==> flow/design.v <==
module cache_calc (
    input   logic           i_clk,
    input   logic           i_nreset,
    input   logic           i_srst,
    input   logic           i_en,
    input   logic   [29:0]  i_addr,  
    input   logic           i_wr_ready,
    output  logic           o_miss_cache,
    output  logic   [7:0]   o_mem_addr_cache,
    output  logic   [7:0]   o_mem_addr_load
    );
    logic   [21:0]  addr_tag;
    logic   [2:0]   addr_block;
    logic   [24:0]  addr_tag_block;
    logic   [4:0]   addr_word;
    logic   [2:0]   addr_group;
    logic   [7:0]   hit_tag_block_bus;
    logic   [2:0]   num_hit_tag_block;
    logic           hit_tag_block;
    logic           miss_tag_block;
    logic           miss_word_group;
    logic           reliability_full;
    logic           lru_bit_replace_en;
    logic           miss_block0;
    logic           hit_block0;
    logic           replace_block0;
    logic           miss_block1;
    logic           hit_block1;
    logic           replace_block1;
    logic           miss_block2;
    logic           hit_block2;
    logic           replace_block2;
    logic           miss_block3;
    logic           hit_block3;
    logic           replace_block3;
    logic           miss_block4;
    logic           hit_block4;
    logic           replace_block4;
    logic           miss_block5;
    logic           hit_block5;
    logic           replace_block5;
    logic           miss_block6;
    logic           hit_block6;
    logic           replace_block6;
    logic           miss_block7;
    logic           hit_block7;
    logic           replace_block7;
    logic   [6:0]   lru_bit;
    logic   [2:0]   num_fetch_block;
    logic   [24:0]  tag_block_mem [7:0];
    logic   [2:0]   addr_load_block;
    logic   [4:0]   addr_load_word;
    logic   [2:0]   dust_mem_sel_group;
    logic   [7:0]   dust_mem [7:0];
    assign addr_tag = i_addr[29:8];
    assign addr_block = i_addr[7:5];
    assign addr_tag_block = {addr_tag, addr_block};
    assign addr_word = i_addr[4:0];
    assign addr_group = addr_word[4:2];
    generate
    genvar i;
    for (i = 0; i < 8; i ++) begin: hit_gen
        assign hit_tag_block_bus[i] = i_en && tag_block_mem[i] == addr_tag_block;
    end endgenerate
    always_comb
        casex (hit_tag_block_bus)
            8'bxxxx_xxx1: num_hit_tag_block = 3'd0;
            8'bxxxx_xx10: num_hit_tag_block = 3'd1;
            8'bxxxx_x100: num_hit_tag_block = 3'd2;
            8'bxxxx_1000: num_hit_tag_block = 3'd3;
            8'bxxx1_0000: num_hit_tag_block = 3'd4;
            8'bxx10_0000: num_hit_tag_block = 3'd5;
            8'bx100_0000: num_hit_tag_block = 3'd6;
            8'b1000_0000: num_hit_tag_block = 3'd7;
            default: num_hit_tag_block = 3'd0;
        endcase
    assign hit_tag_block = |hit_tag_block_bus;
    assign miss_tag_block = i_en & !hit_tag_block;
    assign miss_word_group = i_en && dust_mem[num_hit_tag_block][addr_group] == 1'b0;
    assign o_miss_cache = miss_tag_block | miss_word_group;
    assign lru_bit_replace_en = i_en;
    assign miss_block0 = miss_tag_block & !lru_bit[6] & !lru_bit[4] & !lru_bit[0];
    assign hit_block0 = i_en && hit_tag_block && num_hit_tag_block == 'd0;
    assign replace_block0 = lru_bit_replace_en & (miss_block0 | hit_block0);
    assign miss_block1 = miss_tag_block & miss_tag_block & !lru_bit[6] & !lru_bit[4] & lru_bit[0];
    assign hit_block1 = i_en && hit_tag_block && num_hit_tag_block == 'd1;
    assign replace_block1 = lru_bit_replace_en & (miss_block1 | hit_block1);
    assign miss_block2 = miss_tag_block & !lru_bit[6] & lru_bit[4] & !lru_bit[1];
    assign hit_block2 = i_en && hit_tag_block && num_hit_tag_block == 'd2;
    assign replace_block2 = lru_bit_replace_en & (miss_block2 | hit_block2);
    assign miss_block3 = miss_tag_block & !lru_bit[6] & lru_bit[4] & lru_bit[1];
    assign hit_block3 = i_en && hit_tag_block && num_hit_tag_block == 'd3;
    assign replace_block3 = lru_bit_replace_en & (miss_block3 | hit_block3);
    assign miss_block4 = miss_tag_block & lru_bit[6] & !lru_bit[5] & !lru_bit[2];
    assign hit_block4 = i_en && hit_tag_block && num_hit_tag_block == 'd4;
    assign replace_block4 = lru_bit_replace_en & (miss_block4 | hit_block4);
    assign miss_block5 = miss_tag_block & lru_bit[6] & !lru_bit[5] & lru_bit[2];
    assign hit_block5 = i_en && hit_tag_block && num_hit_tag_block == 'd5;
    assign replace_block5 = lru_bit_replace_en & (miss_block5 | hit_block5);
    assign miss_block6 = miss_tag_block & lru_bit[6] & lru_bit[5] & !lru_bit[3];
    assign hit_block6 = i_en && hit_tag_block && num_hit_tag_block == 'd6;
    assign replace_block6 = lru_bit_replace_en & (miss_block6 | hit_block6);
    assign miss_block7 = miss_tag_block & lru_bit[6] & lru_bit[5] & lru_bit[3];
    assign hit_block7 = i_en && hit_tag_block && num_hit_tag_block == 'd7;
    assign replace_block7 = lru_bit_replace_en & (miss_block7 | hit_block7);
    always_ff @(posedge i_clk, negedge i_nreset)
        if (!i_nreset) lru_bit <= 'd0;
        else if (i_srst) lru_bit <= 'd0;
        else if (replace_block0) begin
            lru_bit[6] <= 1'b1;
            lru_bit[4] <= 1'b1;
            lru_bit[0] <= 1'b1;
        end
        else if (replace_block1) begin
            lru_bit[6] <= 1'b1;
            lru_bit[4] <= 1'b1;
            lru_bit[0] <= 1'b0;
        end
        else if (replace_block2) begin
            lru_bit[6] <= 1'b1;
            lru_bit[4] <= 1'b0;
            lru_bit[1] <= 1'b1;
        end
        else if (replace_block3) begin
            lru_bit[6] <= 1'b1;
            lru_bit[4] <= 1'b0;
            lru_bit[1] <= 1'b0;
        end
        else if (replace_block4) begin
            lru_bit[6] <= 1'b0;
            lru_bit[5] <= 1'b1;
            lru_bit[2] <= 1'b1;
        end
        else if (replace_block5) begin
            lru_bit[6] <= 1'b0;
            lru_bit[5] <= 1'b1;
            lru_bit[2] <= 1'b0;
        end
        else if (replace_block6) begin
            lru_bit[6] <= 1'b0;
            lru_bit[5] <= 1'b0;
            lru_bit[3] <= 1'b1;
        end
        else if (replace_block7) begin
            lru_bit[6] <= 1'b0;
            lru_bit[5] <= 1'b0;
            lru_bit[3] <= 1'b0;
        end
    always_comb
        casex (lru_bit)
            7'b0x0_xxx0: num_fetch_block = 3'd0;
            7'b0x0_xxx1: num_fetch_block = 3'd1;
            7'b0x1_xx0x: num_fetch_block = 3'd2;
            7'b0x1_xx1x: num_fetch_block = 3'd3;
            7'b10x_x0xx: num_fetch_block = 3'd4;
            7'b10x_x1xx: num_fetch_block = 3'd5;
            7'b11x_0xxx: num_fetch_block = 3'd6;
            7'b11x_1xxx: num_fetch_block = 3'd7;
            default: num_fetch_block = 3'd0;
        endcase
    always_ff @(posedge i_clk, negedge i_nreset)
        if (!i_nreset) for (int i = 0; i < 8; i ++) tag_block_mem[i] <= 'd0;
        else if (i_srst) for (int i = 0; i < 8; i ++) tag_block_mem[i] <= 'd0;
        else if (miss_tag_block) tag_block_mem[num_fetch_block] <= addr_tag_block;
    assign addr_load_block = o_mem_addr_load[7:5];
    assign addr_load_word = o_mem_addr_load[4:0];
    assign dust_mem_sel_group = addr_load_word[4:2];
    always_ff @(posedge i_clk, negedge i_nreset)
        if (!i_nreset) for (int i = 0; i < 8; i ++) dust_mem[i] <= 'd0;
        else if (i_srst) for (int i = 0; i < 8; i ++) dust_mem[i] <= 'd0;
        else if (miss_tag_block) dust_mem[num_fetch_block] <= 'd0;
        else if (i_wr_ready) dust_mem[addr_load_block][dust_mem_sel_group] <= 1'b1;
    assign o_mem_addr_cache = {num_hit_tag_block, addr_word};
    always_ff @(posedge i_clk, negedge i_nreset)
        if (!i_nreset) o_mem_addr_load <= 'd0;
        else if (i_srst) o_mem_addr_load <= 'd0;
        else if (i_en && miss_tag_block) o_mem_addr_load <= {num_fetch_block, addr_word};
        else if (i_en && miss_word_group) o_mem_addr_load <= {num_hit_tag_block, addr_word};
endmodule
module cache_ahb_ctrl_mem (
    input   logic           i_hclk,
    input   logic           i_hnreset,
    input   logic           i_hsel,
    input   logic   [31:0]  i_haddr,
    input   logic           i_hwrite,
    input   logic   [ 2:0]  i_hsize,
    input   logic   [ 2:0]  i_hburst,
    input   logic   [ 3:0]  i_hprot,
    input   logic   [ 1:0]  i_htrans,
    input   logic           i_hmastlock,
    input   logic           i_hready,
    input   logic   [31:0]  i_hwdata,
    output  logic           o_hready,
    output  logic           o_hresp,
    output  logic   [31:0]  o_hrdata,
    input   logic           i_nbypass,
    input   logic           i_d_cache_en,
    input   logic   [31:0]  i_climit,
    input   logic           i_prefetch_dis,
    input   logic           i_miss_cache,
    input   logic   [7:0]   i_calc_addr_cache,
    input   logic   [7:0]   i_calc_addr_load,
    output  logic           o_calc_srst,
    output  logic           o_calc_en,
    output  logic           o_calc_wr_rdy,
    output  logic   [29:0]  o_calc_addr,
    input   logic           i_sl_hready,
    input   logic           i_sl_hresp,
    input   logic   [31:0]  i_sl_hrdata,
    output  logic           o_sl_hsel,
    output  logic   [31:0]  o_sl_haddr,
    output  logic           o_sl_hwrite,
    output  logic   [2:0]   o_sl_hsize,
    output  logic   [2:0]   o_sl_hburst,
    output  logic   [3:0]   o_sl_hprot,
    output  logic   [1:0]   o_sl_htrans,
    output  logic           o_sl_hmastlock,
    output  logic           o_sl_hready,
    output  logic   [31:0]  o_sl_hwdata,
    input   logic   [31:0]  i_mem_rdata,
    output  logic           o_mem_en,
    output  logic           o_mem_we,
    output  logic   [7:0]   o_mem_addr
    );
    enum logic [3:0] {IDLE, READ_CACHE, PREREAD_FLASH, READ_FLASH,
                      POST_FLASH, READ_POST_FLASH, PREF_ADDR, PREF_DATA,
                      PRETHROUGH, THROUGH} state_list;
    logic           cache_area;
    logic           cache_en;
    logic           request;
    logic           request_read;
    logic           request_read_ready;
    logic           request_reg;
    logic   [31:0]  haddr;
    logic           hwrite;
    logic   [ 2:0]  hsize;
    logic   [ 2:0]  hburst;
    logic   [ 3:0]  hprot;
    logic   [ 1:0]  htrans;
    logic           hmastlock;
    logic   [31:0]  hwdata;
    logic           switch_read_cache;
    logic           switch_preread_flash;
    logic           switch_read_flash;
    logic           switch_pref_addr_pref;
    logic           switch_pref_addr;
    logic           switch_pref_data;
    logic           switch_prethrough;
    logic           switch_through;
    logic   [3:0]   current_state;
    logic   [3:0]   next_state;
    logic           state_idle;
    logic           state_read_cache;
    logic           state_preread_flash;
    logic           state_read_flash;
    logic           state_post_flash;
    logic           state_read_post_flash;
    logic           state_pref_addr;
    logic           state_pref_data;
    logic           state_pretrough;
    logic           state_through;
    logic           gen_addr_rst_flash;
    logic           gen_addr_rst_pref;
    logic           gen_addr_rst;
    logic           gen_addr_set_1;
    logic           gen_addr_inc_flash;
    logic           gen_addr_inc_pref;
    logic           gen_addr_inc;
    logic   [1:0]   gen_addr;
    logic           gen_addr_full;
    logic           mem_gen_addr_rst;
    logic           mem_gen_addr_replace;
    logic   [1:0]   mem_gen_addr;
    logic           mem_gen_addr_full;
    logic           pref_glob_en;
    logic           pref_glob_en_rst;
    logic           pref_full_frame_set;
    logic           pref_full_frame_rst;
    logic           pref_full_frame;
    logic           pref_haddr_full;
    logic           pref_addr_inc_addr;
    logic           pref_addr_inc_data;
    logic           pref_addr_inc;
    logic   [2:0]   pref_addr;
    logic   [27:0]  pref_addr_comb;
    logic           pref_addr_full;
    logic           pref_calc_en;
    logic           mux_request_read;
    logic           mux_read_flash;
    logic           mux_through;
    logic           mux_pref;
    logic           nbypass_reg;
    assign cache_area = i_haddr < i_climit;
    assign cache_en = i_nbypass & cache_area & (!i_hprot[0] | (i_hprot[0] & i_d_cache_en));
    assign request = i_hsel & i_htrans[1] & i_hready;
    assign request_read = request & !i_hwrite & cache_en;
    assign request_read_ready = request_read & o_hready;
    always_ff @(posedge i_hclk, negedge i_hnreset)
        if (!i_hnreset) request_reg <= 'd0;
        else request_reg <= request;
    always_ff @(posedge i_hclk, negedge i_hnreset)
        if (!i_hnreset) haddr <= 'd0;
        else if (request) haddr <= i_haddr;
    always_ff @(posedge i_hclk, negedge i_hnreset)
        if (!i_hnreset) hwrite <= 'd0;
        else if (request) hwrite <= i_hwrite;
    always_ff @(posedge i_hclk, negedge i_hnreset)
        if (!i_hnreset) hsize <= 'd0;
        else if (request) hsize <= i_hsize;
    always_ff @(posedge i_hclk, negedge i_hnreset)
        if (!i_hnreset) hburst <= 'd0;
        else if (request) hburst <= i_hburst;
    always_ff @(posedge i_hclk, negedge i_hnreset)
        if (!i_hnreset) hprot <= 'd0;
        else if (request) hprot <= i_hprot;
    always_ff @(posedge i_hclk, negedge i_hnreset)
        if (!i_hnreset) htrans <= 'd0;
        else if (request) htrans <= i_htrans;
    always_ff @(posedge i_hclk, negedge i_hnreset)
        if (!i_hnreset) hmastlock <= 'd0;
        else if (request) hmastlock <= i_hmastlock;
    always_ff @(posedge i_hclk, negedge i_hnreset)
        if (!i_hnreset) hwdata <= 'd0;
        else if (request_reg) hwdata <= i_hwdata;
    assign o_hready = !state_pretrough & !state_through & !state_preread_flash & !state_read_flash & !state_post_flash
                      | (state_through & i_sl_hready);
    assign o_hresp = state_through ? i_sl_hresp: 1'b0;
    assign o_hrdata = state_read_cache || state_read_post_flash ? i_mem_rdata:
                      state_through ? i_sl_hrdata: 'd0;
    assign switch_read_cache = request_read_ready & !i_miss_cache;
    assign switch_preread_flash = request_read_ready & i_miss_cache & !i_sl_hready;
    assign switch_read_flash = request_read_ready & i_miss_cache & i_sl_hready;
    assign switch_pref_addr_pref = pref_glob_en & !pref_addr_full & !pref_haddr_full;
    assign switch_pref_addr = state_idle & i_sl_hready & !request & !i_prefetch_dis & i_nbypass & switch_pref_addr_pref;
    assign switch_pref_data = !request & !i_hwrite & i_miss_cache & !gen_addr_full & !i_prefetch_dis & i_nbypass;
    assign switch_prethrough = i_hsel & i_htrans[1] & !cache_en & !i_sl_hready;
    assign switch_through = i_hsel & i_htrans[1] & !cache_en & i_sl_hready;
    always_ff @(posedge i_hclk, negedge i_hnreset)
        if (!i_hnreset) current_state <= IDLE;
        else current_state <= next_state;
    always_comb
        case (current_state)
            IDLE:
                if (switch_through)
                    next_state = THROUGH;
                else if (switch_prethrough)
                    next_state = PRETHROUGH;
                else if (switch_read_cache)
                    next_state = READ_CACHE;
                else if (switch_preread_flash)
                    next_state = PREREAD_FLASH;
                else if (switch_read_flash)
                    next_state = READ_FLASH;
                else if (switch_pref_addr)
                    next_state = PREF_ADDR;
                else
                    next_state = IDLE;
            READ_CACHE:
                if (switch_through)
                    next_state = THROUGH;
                else if (switch_prethrough)
                    next_state = PRETHROUGH;
                else if (switch_preread_flash)
                    next_state = PREREAD_FLASH;
                else if (switch_read_flash)
                    next_state = READ_FLASH;
                else if (!request_read_ready)
                    next_state = IDLE;
                else
                    next_state = READ_CACHE;
            PREREAD_FLASH:
                if (i_sl_hready)
                    next_state = READ_FLASH;
                else
                    next_state = PREREAD_FLASH;
            READ_FLASH:
                if (o_calc_wr_rdy)
                    next_state = POST_FLASH;
                else
                    next_state = READ_FLASH;
            POST_FLASH:
                next_state = READ_POST_FLASH;
            READ_POST_FLASH:
                if (switch_through)
                    next_state = THROUGH;
                else if (switch_prethrough)
                    next_state = PRETHROUGH;
                else if (switch_read_cache)
                    next_state = READ_CACHE;
                else if (!request_read_ready)
                    next_state = IDLE;
                else
                    next_state = READ_FLASH;
            PREF_ADDR:
                if (switch_through)
                    next_state = THROUGH;
                else if (switch_prethrough)
                    next_state = PRETHROUGH;
                else if (switch_read_cache)
                    next_state = READ_CACHE;
                else if (switch_preread_flash)
                    next_state = PREREAD_FLASH;
                else if (switch_read_flash)
                    next_state = READ_FLASH;
                else if (i_prefetch_dis || (pref_addr_full && !i_miss_cache))
                    next_state = IDLE;
                else if (switch_pref_data)
                    next_state = PREF_DATA;
                else
                    next_state = PREF_ADDR;
            PREF_DATA:
                if (switch_through)
                    next_state = THROUGH;
                else if (switch_prethrough)
                    next_state = PRETHROUGH;
                else if (switch_read_cache)
                    next_state = READ_CACHE;
                else if (switch_preread_flash)
                    next_state = PREREAD_FLASH;
                else if (switch_read_flash)
                    next_state = READ_FLASH;
                else if (i_prefetch_dis || (pref_full_frame && mem_gen_addr_full && o_calc_wr_rdy))
                    next_state = IDLE;
                else if (switch_pref_addr && !i_miss_cache)
                    next_state = PREF_ADDR;
                else
                    next_state = PREF_DATA;
            PRETHROUGH:
                if (i_sl_hready)
                    next_state = THROUGH;
                else
                    next_state = PRETHROUGH;
            THROUGH:
                if (switch_read_cache)
                    next_state = READ_CACHE;
                else if (switch_preread_flash)
                    next_state = PREREAD_FLASH;
                else if (switch_read_flash)
                    next_state = READ_FLASH;
                else if (i_sl_hready && !request)
                    next_state = IDLE;
                else
                    next_state = THROUGH;
            default:
                next_state = IDLE;
        endcase
    assign state_idle = current_state == IDLE;
    assign state_read_cache = current_state == READ_CACHE;
    assign state_preread_flash = current_state == PREREAD_FLASH;
    assign state_read_flash = current_state == READ_FLASH;
    assign state_post_flash = current_state == POST_FLASH;
    assign state_read_post_flash = current_state == READ_POST_FLASH;
    assign state_pref_addr = current_state == PREF_ADDR;
    assign state_pref_data = current_state == PREF_DATA;
    assign state_pretrough = current_state == PRETHROUGH;
    assign state_through = current_state == THROUGH;
    assign gen_addr_rst_flash = !state_read_flash | (state_read_flash & o_calc_wr_rdy);
    assign gen_addr_rst_pref = !state_pref_addr & !state_pref_data;
    assign gen_addr_rst = !gen_addr_set_1
        & ((switch_read_flash & !i_sl_hready) | (gen_addr_rst_flash & gen_addr_rst_pref));
    assign gen_addr_set_1 = (switch_read_flash | state_preread_flash) & i_sl_hready;
    assign gen_addr_inc_flash = (state_read_flash & i_sl_hready & !mem_gen_addr_full);
    assign gen_addr_inc_pref = (state_pref_addr & i_miss_cache) | (state_pref_data & i_sl_hready & !pref_full_frame);
    assign gen_addr_inc = !gen_addr_rst & !gen_addr_set_1 & (gen_addr_inc_flash | gen_addr_inc_pref);
    always_ff @(posedge i_hclk, negedge i_hnreset)
        if (!i_hnreset) gen_addr <= 'd0;
        else if (gen_addr_rst) gen_addr <= 'd0;
        else if (gen_addr_set_1) gen_addr <= 2'd1;
        else if (gen_addr_inc) gen_addr <= gen_addr + 2'd1;
    assign gen_addr_full = &gen_addr;
    assign mem_gen_addr_rst = switch_read_flash | switch_pref_addr;
    assign mem_gen_addr_replace = o_mem_we;
    always_ff @(posedge i_hclk, negedge i_hnreset)
        if (!i_hnreset) mem_gen_addr <= 'd0;
        else if (mem_gen_addr_rst) mem_gen_addr <= 'd0;
        else if (mem_gen_addr_replace) mem_gen_addr <= gen_addr;
    assign mem_gen_addr_full = &mem_gen_addr;
    assign o_mem_en = switch_read_cache | o_mem_we | state_post_flash;
    assign o_mem_we = (state_read_flash | state_pref_data) & i_sl_hready;
    always_comb
        casex ({switch_read_cache, state_read_flash, state_post_flash, state_pref_data})
            4'b1xxx: o_mem_addr = i_calc_addr_cache;
            4'b01xx: o_mem_addr = {i_calc_addr_load[7:2], mem_gen_addr};
            4'b001x: o_mem_addr = i_calc_addr_load;
            4'b0001: o_mem_addr = {i_calc_addr_load[7:2], mem_gen_addr};
            default: o_mem_addr = 'd0;
        endcase
    assign pref_glob_en_rst = state_through | !i_nbypass | i_prefetch_dis;
    always_ff @(posedge i_hclk, negedge i_hnreset)
        if (!i_hnreset) pref_glob_en <= 'd0;
        else if (pref_glob_en_rst) pref_glob_en <= 1'b0;
        else if (request_read_ready) pref_glob_en <= 1'b1;
    assign pref_full_frame_set = pref_addr_full & gen_addr_full & gen_addr_inc;
    assign pref_full_frame_rst = mem_gen_addr_full & mem_gen_addr_replace & o_calc_wr_rdy;
    always_ff @(posedge i_hclk, negedge i_hnreset)
        if (!i_hnreset) pref_full_frame <= 'd0;
        else if (pref_full_frame_set) pref_full_frame <= 1'b1;
        else if (pref_full_frame_rst) pref_full_frame <= 1'b0;
    assign pref_haddr_full = haddr[6:4] == 3'h7;
    assign pref_addr_inc_addr = state_pref_addr & !i_miss_cache;
    assign pref_addr_inc_data = state_pref_data & gen_addr_full & gen_addr_inc;
    assign pref_addr_inc = (pref_addr_inc_addr | pref_addr_inc_data) & !pref_addr_full;
    always_ff @(posedge i_hclk, negedge i_hnreset)
        if (!i_hnreset) pref_addr <= 'd0;
        else if (switch_pref_addr) pref_addr <= haddr[6:4] + 3'h1;
        else if (pref_addr_inc) pref_addr <= pref_addr + 3'h1;
    assign pref_addr_comb = {haddr[31:7], pref_addr};
    assign pref_addr_full = &pref_addr;
    assign pref_calc_en = !request_read & (state_pref_addr | (state_pref_data & o_calc_wr_rdy & !pref_full_frame));
    assign mux_request_read = request_read & i_miss_cache;
    assign mux_read_flash = state_read_flash & !mem_gen_addr_full | state_preread_flash;
    assign mux_through = (switch_through | state_through) & !switch_read_cache;
    assign mux_pref = (state_pref_addr | state_pref_data) & !pref_full_frame;
    always_comb
        casex ({mux_request_read, mux_read_flash, state_pretrough, mux_through, mux_pref})
            5'b1_xxxx:
                begin
                    o_sl_hsel = 1'b1;
                    o_sl_haddr = {i_haddr[31:4], 4'h0};
                    o_sl_hwrite = 1'b0;
                    o_sl_hsize = 3'h2;
                    o_sl_hburst = i_hburst;
                    o_sl_hprot = i_hprot;
                    o_sl_htrans = i_htrans;
                    o_sl_hmastlock = i_hmastlock;
                    o_sl_hready = i_hready & i_sl_hready;
                    o_sl_hwdata = i_hwdata;
                end
            5'b0_1xxx:
                begin
                    o_sl_hsel = !mem_gen_addr_full;
                    o_sl_haddr = {haddr[31:4], gen_addr, 2'h0};
                    o_sl_hwrite = 1'b0;
                    o_sl_hsize = 3'h2;
                    o_sl_hburst = hburst;
                    o_sl_hprot = hprot;
                    o_sl_htrans = htrans;
                    o_sl_hmastlock = hmastlock;
                    o_sl_hready = i_sl_hready;
                    o_sl_hwdata = 32'd0;
                end
            5'b0_01xx:
                begin
                    o_sl_hsel = 1'b1;
                    o_sl_haddr = haddr;
                    o_sl_hwrite = hwrite;
                    o_sl_hsize = hsize;
                    o_sl_hburst = hburst;
                    o_sl_hprot = hprot;
                    o_sl_htrans = htrans;
                    o_sl_hmastlock = hmastlock;
                    o_sl_hready = i_sl_hready;
                    o_sl_hwdata = hwdata;
                end
            5'b0_001x:
                begin
                    o_sl_hsel = i_hsel;
                    o_sl_haddr = i_haddr;
                    o_sl_hwrite = i_hwrite;
                    o_sl_hsize = i_hsize;
                    o_sl_hburst = i_hburst;
                    o_sl_hprot = i_hprot;
                    o_sl_htrans = i_htrans;
                    o_sl_hmastlock = i_hmastlock;
                    o_sl_hready = i_hready;
                    o_sl_hwdata = i_hwdata;
                end
            5'b0_0001:
                begin
                    o_sl_hsel = !pref_full_frame;
                    o_sl_haddr = {pref_addr_comb, gen_addr, 2'h0};
                    o_sl_hwrite = 1'b0;
                    o_sl_hsize = 3'h2;
                    o_sl_hburst = 3'h0;
                    o_sl_hprot = 4'h1;
                    o_sl_htrans = 2'h2;
                    o_sl_hmastlock = 1'b0;
                    o_sl_hready = i_sl_hready;
                    o_sl_hwdata = 32'd0;
                end
            default:
                begin
                    o_sl_hsel = 1'b0;
                    o_sl_haddr = 32'd0;
                    o_sl_hwrite = 1'b0;
                    o_sl_hsize = 3'h0;
                    o_sl_hburst = 3'h0;
                    o_sl_hprot = 4'h0;
                    o_sl_htrans = 2'h0;
                    o_sl_hmastlock = 1'b0;
                    o_sl_hready = i_sl_hready;
                    o_sl_hwdata = i_hwdata;
                end
        endcase
    always_ff @(posedge i_hclk, negedge i_hnreset)
        if (!i_hnreset) nbypass_reg <= 'd0;
        else nbypass_reg <= i_nbypass;
    assign o_calc_srst = i_nbypass & !nbypass_reg;
    assign o_calc_en = request_read_ready | pref_calc_en;
    assign o_calc_wr_rdy = mem_gen_addr_full & o_mem_we;
    assign o_calc_addr = request_read_ready ? i_haddr[31:2]: {pref_addr_comb, 2'h0};
endmodule
module cache (
    input   logic           i_hclk,
    input   logic           i_hnreset,
    input   logic           i_hsel_m,
    input   logic   [31:0]  i_haddr_m,
    input   logic           i_hwrite_m,
    input   logic   [ 2:0]  i_hsize_m,
    input   logic   [ 2:0]  i_hburst_m,
    input   logic   [ 3:0]  i_hprot_m,
    input   logic   [ 1:0]  i_htrans_m,
    input   logic           i_hmastlock_m,
    input   logic           i_hready_m,
    input   logic   [31:0]  i_hwdata_m,
    output  logic           o_hready_m,
    output  logic           o_hresp_m,
    output  logic   [31:0]  o_hrdata_m,
    input   logic           i_nbypass,
    input   logic   [31:0]  i_climit,
    input   logic           i_d_cache_en,
    output  logic           o_hsel_sl,
    output  logic           o_hready_i_sl,
    output  logic   [31:0]  o_haddr_sl,
    output  logic           o_hwrite_sl,
    output  logic   [2:0]   o_hsize_sl,
    output  logic   [1:0]   o_htrans_sl,
    output  logic   [31:0]  o_hwdata_sl,
    input   logic   [31:0]  i_hrdata_sl,
    input   logic           i_hready_o_sl,
    input   logic           i_hresp_sl,
    output  logic           o_mem_en,
    output  logic           o_mem_we,
    output  logic   [7:0]   o_mem_addr,
    output  logic   [31:0]  o_mem_wdata,
    input   logic   [31:0]  i_mem_rdata
    );
    logic           miss_cache;
    logic           calc_sync_rst;
    logic           calc_en;
    logic   [29:0]  calc_addr;
    logic           calc_wr_rdy;
    logic   [7:0]   calc_mem_addr_cache;
    logic   [7:0]   calc_mem_addr_load;
    logic   [31:0]  mem_rdata;
    logic           mem_en;
    logic           mem_we;
    logic   [7:0]   mem_addr;
    cache_ahb_ctrl_mem cache_ahb_ctrl_mem (
        .i_hclk (i_hclk),
        .i_hnreset (i_hnreset),
        .i_hsel (i_hsel_m),
        .i_haddr (i_haddr_m),
        .i_hwrite (i_hwrite_m),
        .i_hsize (i_hsize_m),
        .i_hburst (i_hburst_m),
        .i_hprot (i_hprot_m),
        .i_htrans (i_htrans_m),
        .i_hmastlock (i_hmastlock_m),
        .i_hready (i_hready_m),
        .i_hwdata (i_hwdata_m),
        .o_hready (o_hready_m),
        .o_hresp (o_hresp_m),
        .o_hrdata (o_hrdata_m),
        .i_nbypass (i_nbypass),
        .i_d_cache_en (i_d_cache_en),
        .i_climit (i_climit),
        .i_prefetch_dis (1'b1),
        .i_miss_cache (miss_cache),
        .i_calc_addr_cache (calc_mem_addr_cache),
        .i_calc_addr_load (calc_mem_addr_load),
        .o_calc_srst (calc_sync_rst),
        .o_calc_en (calc_en),
        .o_calc_wr_rdy (calc_wr_rdy),
        .o_calc_addr (calc_addr),
        .i_sl_hready (i_hready_o_sl),
        .i_sl_hresp (i_hresp_sl),
        .i_sl_hrdata (i_hrdata_sl),
        .o_sl_hsel (o_hsel_sl),
        .o_sl_haddr (o_haddr_sl),
        .o_sl_hwrite (o_hwrite_sl),
        .o_sl_hsize (o_hsize_sl),
        .o_sl_hburst (),
        .o_sl_hprot (),
        .o_sl_htrans (o_htrans_sl),
        .o_sl_hmastlock (),
        .o_sl_hready (o_hready_i_sl),
        .o_sl_hwdata (o_hwdata_sl),
        .i_mem_rdata (mem_rdata),
        .o_mem_en (mem_en),
        .o_mem_we (mem_we),
        .o_mem_addr (mem_addr)
        );
    cache_calc cache_calc (
        .i_clk (i_hclk),
        .i_nreset (i_hnreset),
        .i_srst (calc_sync_rst),
        .i_en (calc_en),
        .i_addr (calc_addr),
        .i_wr_ready (calc_wr_rdy),
        .o_miss_cache (miss_cache),
        .o_mem_addr_cache (calc_mem_addr_cache),
        .o_mem_addr_load (calc_mem_addr_load)
        );
    assign o_mem_en = mem_en;
    assign o_mem_we = mem_we;
    assign o_mem_addr = mem_addr;
    assign o_mem_wdata = i_hrdata_sl;
    assign mem_rdata = i_mem_rdata;
endmodule
* Step by step through the tools: cache
Tool output for the design above before and after an edit, in the order of the flow.
Lines under "unedited" count in the file above, lines under "edited" in the edited file.
"change" is "edited" less "unedited", of the values as shown; "relative change" is that difference over "unedited", in percent.
Cell names lack the library's common part.
Not given: -
- Top :: cache
- Clock :: i_hclk
- Cell library :: sky130hd
- Library corner :: tt_025C_1v80

* The edit
Unified diff, file above to edited file.
This change comes from a script, not from a designer. The edited design behaves differently; no optimisation was intended.
#+begin_src diff
@@ -296,7 +296,5 @@
     assign request_read = request & !i_hwrite & cache_en;
     assign request_read_ready = request_read & o_hready;
-    always_ff @(posedge i_hclk, negedge i_hnreset)
-        if (!i_hnreset) request_reg <= 'd0;
-        else request_reg <= request;
+    always_comb request_reg = request;
     always_ff @(posedge i_hclk, negedge i_hnreset)
         if (!i_hnreset) haddr <= 'd0;
#+end_src

* Word level
Counts by Yosys on the flattened word-level netlist (proc, flatten, opt, wreduce). Print and check cells are left out.
** Operators by class
- add/sub/neg operators :: unedited 3, edited 3, change 0, relative change 0.00%
- magnitude comparators :: unedited 1, edited 1, change 0, relative change 0.00%
- equality and inequality tests :: unedited 81, edited 81, change 0, relative change 0.00%
- shift operators :: unedited 2, edited 2, change 0, relative change 0.00%
- multiplexer cells :: unedited 154, edited 154, change 0, relative change 0.00%
- bitwise logic cells :: unedited 116, edited 116, change 0, relative change 0.00%
- reduce/logical cells :: unedited 124, edited 124, change 0, relative change 0.00%
Unchanged operator kinds not shown: 66.
** Word-level totals
- flip-flop bits (word level) :: unedited 363, edited 362, change -1, relative change -0.28%
- input bits :: unedited 182, edited 182, change 0, relative change 0.00%
- output and inout bits :: unedited 148, edited 148, change 0, relative change 0.00%
- cells after elaboration :: unedited 517, edited 516, change -1, relative change -0.19%

* Longest topological paths
Yosys ltp: most cells in a row. Word level: on the elaborated netlist, between registers, memories and ports. Mapped: between sequential cells and ports; inverters and the memories' decode and read muxes count.
** Depth
- depth after elaboration :: unedited 31, edited 31, change 0, relative change 0.00%
- ABC_AREA :: unedited 0, edited 0
- mapped depth :: unedited 24, edited 25, change +1, relative change +4.17%
- gate-level depth less buffers :: unedited 18, edited 18, change 0, relative change 0.00%

* Mapped cells and area
Yosys stat after the flow's synthesis: flattened, memories mapped to cells. It holds for the ABC_AREA given above (unset counts as 0); a run with the other value may have another netlist.
** Cell types
- nand2_1 :: unedited 525, edited 434, change -91, relative change -17.33%
- o21ai_0 :: unedited 246, edited 314, change +68, relative change +27.64%
- xor2_1 :: unedited 39, edited 94, change +55, relative change +141.03%
- nor2b_1 :: unedited 59, edited 14, change -45, relative change -76.27%
- nand2b_1 :: unedited 63, edited 25, change -38, relative change -60.32%
- a211oi_1 :: unedited 24, edited 9, change -15, relative change -62.50%
- clkbuf_1 :: unedited 97, edited 111, change +14, relative change +14.43%
- nand3_1 :: unedited 61, edited 47, change -14, relative change -22.95%
- xnor2_1 :: unedited 90, edited 77, change -13, relative change -14.44%
- buf_6 :: unedited 14, edited 1, change -13, relative change -92.86%
- a21oi_1 :: unedited 133, edited 122, change -11, relative change -8.27%
- nor2_1 :: unedited 139, edited 148, change +9, relative change +6.47%
- nor3_1 :: unedited 39, edited 30, change -9, relative change -23.08%
- o21a_1 :: unedited 15, edited 6, change -9, relative change -60.00%
- nand4_1 :: unedited 44, edited 37, change -7, relative change -15.91%
- buf_2 :: unedited 23, edited 16, change -7, relative change -30.43%
- o211ai_1 :: unedited 21, edited 14, change -7, relative change -33.33%
- o2111ai_1 :: unedited 19, edited 12, change -7, relative change -36.84%
Unchanged cell types not shown: 12.
Not every row of either side is listed.
** Synthesis totals
- mapped cells :: unedited 2679, edited 2486, change -193, relative change -7.20%
- synthesis area (sq um) :: unedited 22828.1, edited 21335.5, change -1492.6, relative change -6.54%
- area of sequential cells (sq um) :: unedited 9085.0, edited 9059.9, change -25.1, relative change -0.28%
- mapped flip-flops :: unedited 363, edited 362, change -1, relative change -0.28%
- buffer cells :: unedited 186, edited 183, change -3, relative change -1.61%
The figures by module come from a second, unflattened synthesis with its own total; it is not the netlist above.
** Unflattened totals
- cells (unflattened synthesis) :: unedited 2348, edited 2200, change -148, relative change -6.30%
- area total of the unflattened synthesis (sq um) :: unedited 21116.5, edited 21007.6, change -108.9, relative change -0.52%
Rows give one instance, submodules left out.
** By module, unedited
- cache_calc :: times used 1, cells 1460, area 13955.9 sq um, sequential area 6981.7 sq um
- cache_ahb_ctrl_mem :: times used 1, cells 855, area 6916.6 sq um, sequential area 2478.6 sq um
- cache :: times used 1, cells 33, area 244.0 sq um, sequential area 0.0 sq um
** By module, edited
- cache_calc :: times used 1, cells 1460, area 13955.9 sq um, sequential area 6981.7 sq um
- cache_ahb_ctrl_mem :: times used 1, cells 707, area 6807.8 sq um, sequential area 2453.6 sq um
- cache :: times used 1, cells 33, area 244.0 sq um, sequential area 0.0 sq um

* Timing after synthesis
Source: OpenSTA report_checks on the synthesized netlist (no wires, ideal clock, input and output delay 20% of the period each), path of least setup slack; recovery checks are left aside. Register names are those of the netlist, which keeps one name where synthesis merged equal registers.
** Timing after synthesis
- path kind :: unedited input-to-output, edited input-to-output
- from :: unedited in i_climit[15], edited in i_climit[31]
- to :: unedited out o_hsize_sl[0], edited out o_hwdata_sl[0]
- period (ns) :: unedited 12.0, edited 12.0, change 0.0, relative change 0.00%
- input delay (ns) :: unedited 2.400, edited 2.400, change 0.000, relative change 0.00%
- output delay (ns) :: unedited 2.400, edited 2.400, change 0.000, relative change 0.00%
- launch time at the first pin (ns) :: unedited 2.400, edited 2.400, change 0.000, relative change 0.00%
- data arrival time (ns) :: unedited 6.803, edited 7.236, change +0.433, relative change +6.36%
- data required time (ns) :: unedited 9.600, edited 9.600, change 0.000, relative change 0.00%
- setup slack (ns) :: unedited 2.797, edited 2.364, change -0.433
- path delay (ns) :: unedited 4.403, edited 4.836, change +0.433, relative change +9.83%
- stages :: unedited 24, edited 24, change 0, relative change 0.00%
- path buffers :: unedited 6, edited 6, change 0, relative change 0.00%
- synthesis period reached (ns) :: unedited 9.203, edited 9.636, change +0.433, relative change +4.70%
"path delay" = arrival - input delay + setup time.
A path that ends at an output port has no setup time.
"stages": output pins that drive a net of the path, with the launching flip-flop's if there is one; two outputs of one cell count as two.
"synthesis period reached" is the clock period less the worst setup slack; recovery checks do not enter. This is arithmetic on one report: input and output delays are still those of the set period (20% each).
Between the ends stands the longest chain of elaborated cells between them, by number of cells; it is not shown to be the way that was timed. Of several equally long chains one is given.
Each line given opens the expression or statement behind the cell; cells for indexed reads and writes are added by Yosys, which also makes memories of some case tables.
On the way, after synthesis, unedited:
- Path through :: inv_1 > ha_1 > nand4_1 > nor4_1 > a22oi_1 > a21boi_1 > buf_4 > buf_6 > buf_4 > nor4_2 > a2111oi_0 > o2111a_1 > o21bai_1 > buf_2 > nor4b_2 > a22o_1 > a21oi_1 > o2111ai_1 > a32oi_2 > o32ai_4 > o211a_1 > buf_6 > buf_6 > a22o_1
- Cells in the longest elaborated chain :: 23
- Elaborated cells between the ends (all ways) :: 64
- Classes of those cells :: 1 x compare; 26 x eq/ne; 1 x shift; 4 x mux; 15 x logic; 17 x reduce/logical
** RTL lines, path after synthesis, unedited
- start: declaration :: RTL line 620 : input   logic   [31:0]  i_climit,
- less-than comparator 32 bit :: RTL line 293 : assign cache_area = i_haddr < i_climit;
- bitwise AND 1 bit x2 :: RTL line 294 : assign cache_en = i_nbypass & cache_area & (!i_hprot[0] | (i_hprot[0] & i_d_cache_en));
- bitwise AND 1 bit :: RTL line 296 : assign request_read = request & !i_hwrite & cache_en;
- logical NOT 1 bit :: RTL line 509 : assign pref_calc_en = !request_read & (state_pref_addr | (state_pref_data & o_calc_wr_rdy & !pref_full_frame)) ...
- bitwise AND 1 bit :: RTL line 509
- bitwise OR 1 bit :: RTL line 599 : assign o_calc_en = request_read_ready | pref_calc_en;
- logical AND 1 bit :: RTL line 63 : assign hit_tag_block_bus[i] = i_en && tag_block_mem[i] == addr_tag_block;
- [8 not listed]
- logical NOT 1 bit :: RTL line 330 : assign switch_read_cache = request_read_ready & !i_miss_cache;
- bitwise AND 1 bit :: RTL line 330
- logical NOT 1 bit :: RTL line 512 : assign mux_through = (switch_through | state_through) & !switch_read_cache;
- bitwise AND 1 bit :: RTL line 512
- equality test 5 x 1 -> 1 bit :: RTL line 515 : casex ({mux_request_read, mux_read_flash, state_pretrough, mux_through, mux_pref})
- OR reduction 3 bit
- parallel mux 3 bit (select 3 bit) :: RTL line 515
- end: declaration :: RTL line 626 : output  logic   [2:0]   o_hsize_sl,
On the way, after synthesis, edited:
- Path through :: inv_1 > ha_1 > nand2b_1 > or4b_1 > a2111oi_2 > and2_1 > buf_4 > buf_6 > o21ai_1 > or3_1 > or4_1 > clkbuf_1 > and2_1 > buf_2 > a41oi_2 > nor2_1 > or3_1 > or2_0 > a32oi_2 > nor3_4 > or2_1 > buf_2 > buf_2 > a22o_1
- Cells in the longest elaborated chain :: 23
- Elaborated cells between the ends (all ways) :: 63
- Classes of those cells :: 1 x compare; 25 x eq/ne; 1 x shift; 4 x mux; 15 x logic; 17 x reduce/logical
** RTL lines, path after synthesis, edited
- start: declaration :: RTL line 618 : input   logic   [31:0]  i_climit,
- less-than comparator 32 bit :: RTL line 293 : assign cache_area = i_haddr < i_climit;
- bitwise AND 1 bit x2 :: RTL line 294 : assign cache_en = i_nbypass & cache_area & (!i_hprot[0] | (i_hprot[0] & i_d_cache_en));
- bitwise AND 1 bit :: RTL line 296 : assign request_read = request & !i_hwrite & cache_en;
- logical NOT 1 bit :: RTL line 507 : assign pref_calc_en = !request_read & (state_pref_addr | (state_pref_data & o_calc_wr_rdy & !pref_full_frame)) ...
- bitwise AND 1 bit :: RTL line 507
- bitwise OR 1 bit :: RTL line 597 : assign o_calc_en = request_read_ready | pref_calc_en;
- logical AND 1 bit :: RTL line 63 : assign hit_tag_block_bus[i] = i_en && tag_block_mem[i] == addr_tag_block;
- [8 not listed]
- logical NOT 1 bit :: RTL line 328 : assign switch_read_cache = request_read_ready & !i_miss_cache;
- bitwise AND 1 bit :: RTL line 328
- logical NOT 1 bit :: RTL line 510 : assign mux_through = (switch_through | state_through) & !switch_read_cache;
- bitwise AND 1 bit :: RTL line 510
- equality test 5 x 1 -> 1 bit :: RTL line 513 : casex ({mux_request_read, mux_read_flash, state_pretrough, mux_through, mux_pref})
- OR reduction 2 bit
- parallel mux 32 bit (select 2 bit) :: RTL line 513
- end: declaration :: RTL line 626 : output  logic   [31:0]  o_hwdata_sl,

* Timing after layout
Path of least setup slack in the final report of each run of pair A (OpenROAD, finished layout, wires in). Where an end is a register, its clock arrival counts in the times.
** Timing post-layout
- path kind :: unedited input-to-output, edited input-to-output
- from :: unedited in i_haddr_m[27], edited in i_haddr_m[15]
- to :: unedited out o_haddr_sl[19], edited out o_hwdata_sl[6]
- period (ns) :: unedited 12.0, edited 12.0, change 0.0, relative change 0.00%
- input delay (ns) :: unedited 2.40, edited 2.40, change 0.00, relative change 0.00%
- output delay (ns) :: unedited 2.40, edited 2.40, change 0.00, relative change 0.00%
- launch time at the first pin (ns) :: unedited 2.40, edited 2.40, change 0.00, relative change 0.00%
- data arrival time (ns) :: unedited 9.31, edited 9.19, change -0.12, relative change -1.29%
- data required time (ns) :: unedited 9.60, edited 9.60, change 0.00, relative change 0.00%
- setup slack (ns) :: unedited 0.29, edited 0.41, change +0.12
- stages :: unedited 22, edited 23, change +1, relative change +4.55%
- path buffers :: unedited 5, edited 6, change +1, relative change +20.00%
Between the ends stands the longest chain of elaborated cells between them, by number of cells; it is not shown to be the way that was timed. Of several equally long chains one is given.
On the way, post-layout, unedited:
- Path through :: clkdlybuf4s50_1 > ha_1 > nand4_1 > nor3_1 > a211oi_1 > and4b_2 > nand2_4 > buf_4 > a211oi_2 > buf_4 > nor4b_1 > nand2b_1 > a2111oi_2 > nor2_1 > o21a_1 > o211ai_2 > a211oi_2 > o32ai_4 > o21a_1 > buf_12 > a22o_1 > clkdlybuf4s50_1
- Cells in the longest elaborated chain :: 22
- Elaborated cells between the ends (all ways) :: 63
- Classes of those cells :: 1 x compare; 26 x eq/ne; 1 x shift; 4 x mux; 15 x logic; 16 x reduce/logical
** RTL lines, path post-layout, unedited
- start: declaration :: RTL line 607 : input   logic   [31:0]  i_haddr_m,
- less-than comparator 32 bit :: RTL line 293 : assign cache_area = i_haddr < i_climit;
- bitwise AND 1 bit x2 :: RTL line 294 : assign cache_en = i_nbypass & cache_area & (!i_hprot[0] | (i_hprot[0] & i_d_cache_en));
- bitwise AND 1 bit :: RTL line 296 : assign request_read = request & !i_hwrite & cache_en;
- logical NOT 1 bit :: RTL line 509 : assign pref_calc_en = !request_read & (state_pref_addr | (state_pref_data & o_calc_wr_rdy & !pref_full_frame)) ...
- bitwise AND 1 bit :: RTL line 509
- bitwise OR 1 bit :: RTL line 599 : assign o_calc_en = request_read_ready | pref_calc_en;
- logical AND 1 bit :: RTL line 63 : assign hit_tag_block_bus[i] = i_en && tag_block_mem[i] == addr_tag_block;
- [7 not listed]
- bitwise OR 1 bit :: RTL line 80 : assign o_miss_cache = miss_tag_block | miss_word_group;
- logical NOT 1 bit :: RTL line 330 : assign switch_read_cache = request_read_ready & !i_miss_cache;
- bitwise AND 1 bit :: RTL line 330
- logical NOT 1 bit :: RTL line 512 : assign mux_through = (switch_through | state_through) & !switch_read_cache;
- bitwise AND 1 bit :: RTL line 512
- equality test 5 x 1 -> 1 bit :: RTL line 515 : casex ({mux_request_read, mux_read_flash, state_pretrough, mux_through, mux_pref})
- parallel mux 32 bit (select 5 bit) :: RTL line 515
- end: declaration :: RTL line 624 : output  logic   [31:0]  o_haddr_sl,
On the way, post-layout, edited:
- Path through :: clkdlybuf4s50_1 > ha_1 > nand4_1 > nor3_1 > a31oi_1 > a21oi_1 > buf_4 > nor4_1 > or3_1 > or4_1 > and2_1 > a41oi_2 > buf_4 > o21ai_0 > or3_1 > o21a_1 > a21oi_2 > nor3_4 > buf_4 > nor3_4 > buf_12 > a22o_1 > clkdlybuf4s50_1
- Cells in the longest elaborated chain :: 23
- Elaborated cells between the ends (all ways) :: 63
- Classes of those cells :: 1 x compare; 25 x eq/ne; 1 x shift; 4 x mux; 15 x logic; 17 x reduce/logical
** RTL lines, path post-layout, edited
- start: declaration :: RTL line 605 : input   logic   [31:0]  i_haddr_m,
- less-than comparator 32 bit :: RTL line 293 : assign cache_area = i_haddr < i_climit;
- bitwise AND 1 bit x2 :: RTL line 294 : assign cache_en = i_nbypass & cache_area & (!i_hprot[0] | (i_hprot[0] & i_d_cache_en));
- bitwise AND 1 bit :: RTL line 296 : assign request_read = request & !i_hwrite & cache_en;
- logical NOT 1 bit :: RTL line 507 : assign pref_calc_en = !request_read & (state_pref_addr | (state_pref_data & o_calc_wr_rdy & !pref_full_frame)) ...
- bitwise AND 1 bit :: RTL line 507
- bitwise OR 1 bit :: RTL line 597 : assign o_calc_en = request_read_ready | pref_calc_en;
- logical AND 1 bit :: RTL line 63 : assign hit_tag_block_bus[i] = i_en && tag_block_mem[i] == addr_tag_block;
- [8 not listed]
- logical NOT 1 bit :: RTL line 328 : assign switch_read_cache = request_read_ready & !i_miss_cache;
- bitwise AND 1 bit :: RTL line 328
- logical NOT 1 bit :: RTL line 510 : assign mux_through = (switch_through | state_through) & !switch_read_cache;
- bitwise AND 1 bit :: RTL line 510
- equality test 5 x 1 -> 1 bit :: RTL line 513 : casex ({mux_request_read, mux_read_flash, state_pretrough, mux_through, mux_pref})
- OR reduction 2 bit
- parallel mux 32 bit (select 2 bit) :: RTL line 513
- end: declaration :: RTL line 626 : output  logic   [31:0]  o_hwdata_sl,

* Measured runs
Runs of the flow (Yosys, OpenROAD) on both versions; the two runs of a pair have the same settings. The constraints put input and output delay at 20% of the set period each and load the outputs with 0.01 pF.
Flow settings, pair A:
- CORE_UTILIZATION :: 40
- PLACE_DENSITY :: 0.6
- period_ns :: 12.0
- CAP_MARGIN :: 20
- CORE_MARGIN :: 2
- SLEW_MARGIN :: 20
** Results, pair A
- area of the synthesized netlist (sq um) :: unedited 22828.1, edited 21335.5, change -1492.6, relative change -6.54%
- area of the die (sq um) :: unedited 58998.0, edited 55201.5, change -3796.5, relative change -6.43%
- area of the standard cells in the finished layout (sq um) :: unedited 28717.5, edited 27166.1, change -1551.4, relative change -5.40%
- smallest setup slack (ns) :: unedited 0.293, edited 0.414, change +0.121
- setup TNS (ns) :: unedited 0.000, edited 0.000, change 0.000
- final worst hold slack (ns) :: unedited 0.450, edited 0.463, change +0.013
- clock period reached (ns) :: unedited 11.707, edited 11.586, change -0.121, relative change -1.03%
Flow settings, pair B:
- CORE_MARGIN :: 10
- CORE_UTILIZATION :: 37
- GPL_ROUTABILITY_DRIVEN :: 0
- PLACE_DENSITY_LB_ADDON :: 0.16
- SETUP_SLACK_MARGIN :: 3.15
- period_ns :: 18.1
- CAP_MARGIN :: 20
- SLEW_MARGIN :: 20
** Results, pair B
- area of the synthesized netlist (sq um) :: unedited 22828.1, edited 21335.5, change -1492.6, relative change -6.54%
- area of the die (sq um) :: unedited 72033.2, edited 67667.6, change -4365.6, relative change -6.06%
- area of the standard cells in the finished layout (sq um) :: unedited 28438.5, edited 26904.6, change -1533.9, relative change -5.39%
- smallest setup slack (ns) :: unedited 3.358, edited 3.368, change +0.010
- setup TNS (ns) :: unedited 0.000, edited 0.000, change 0.000
- final worst hold slack (ns) :: unedited 0.457, edited 0.444, change -0.013
- clock period reached (ns) :: unedited 14.742, edited 14.732, change -0.010, relative change -0.07%
By "clock period reached" is meant the clock period of the run minus its worst setup slack. This is arithmetic on one report: input and output delays are still those of the set period (20% each).
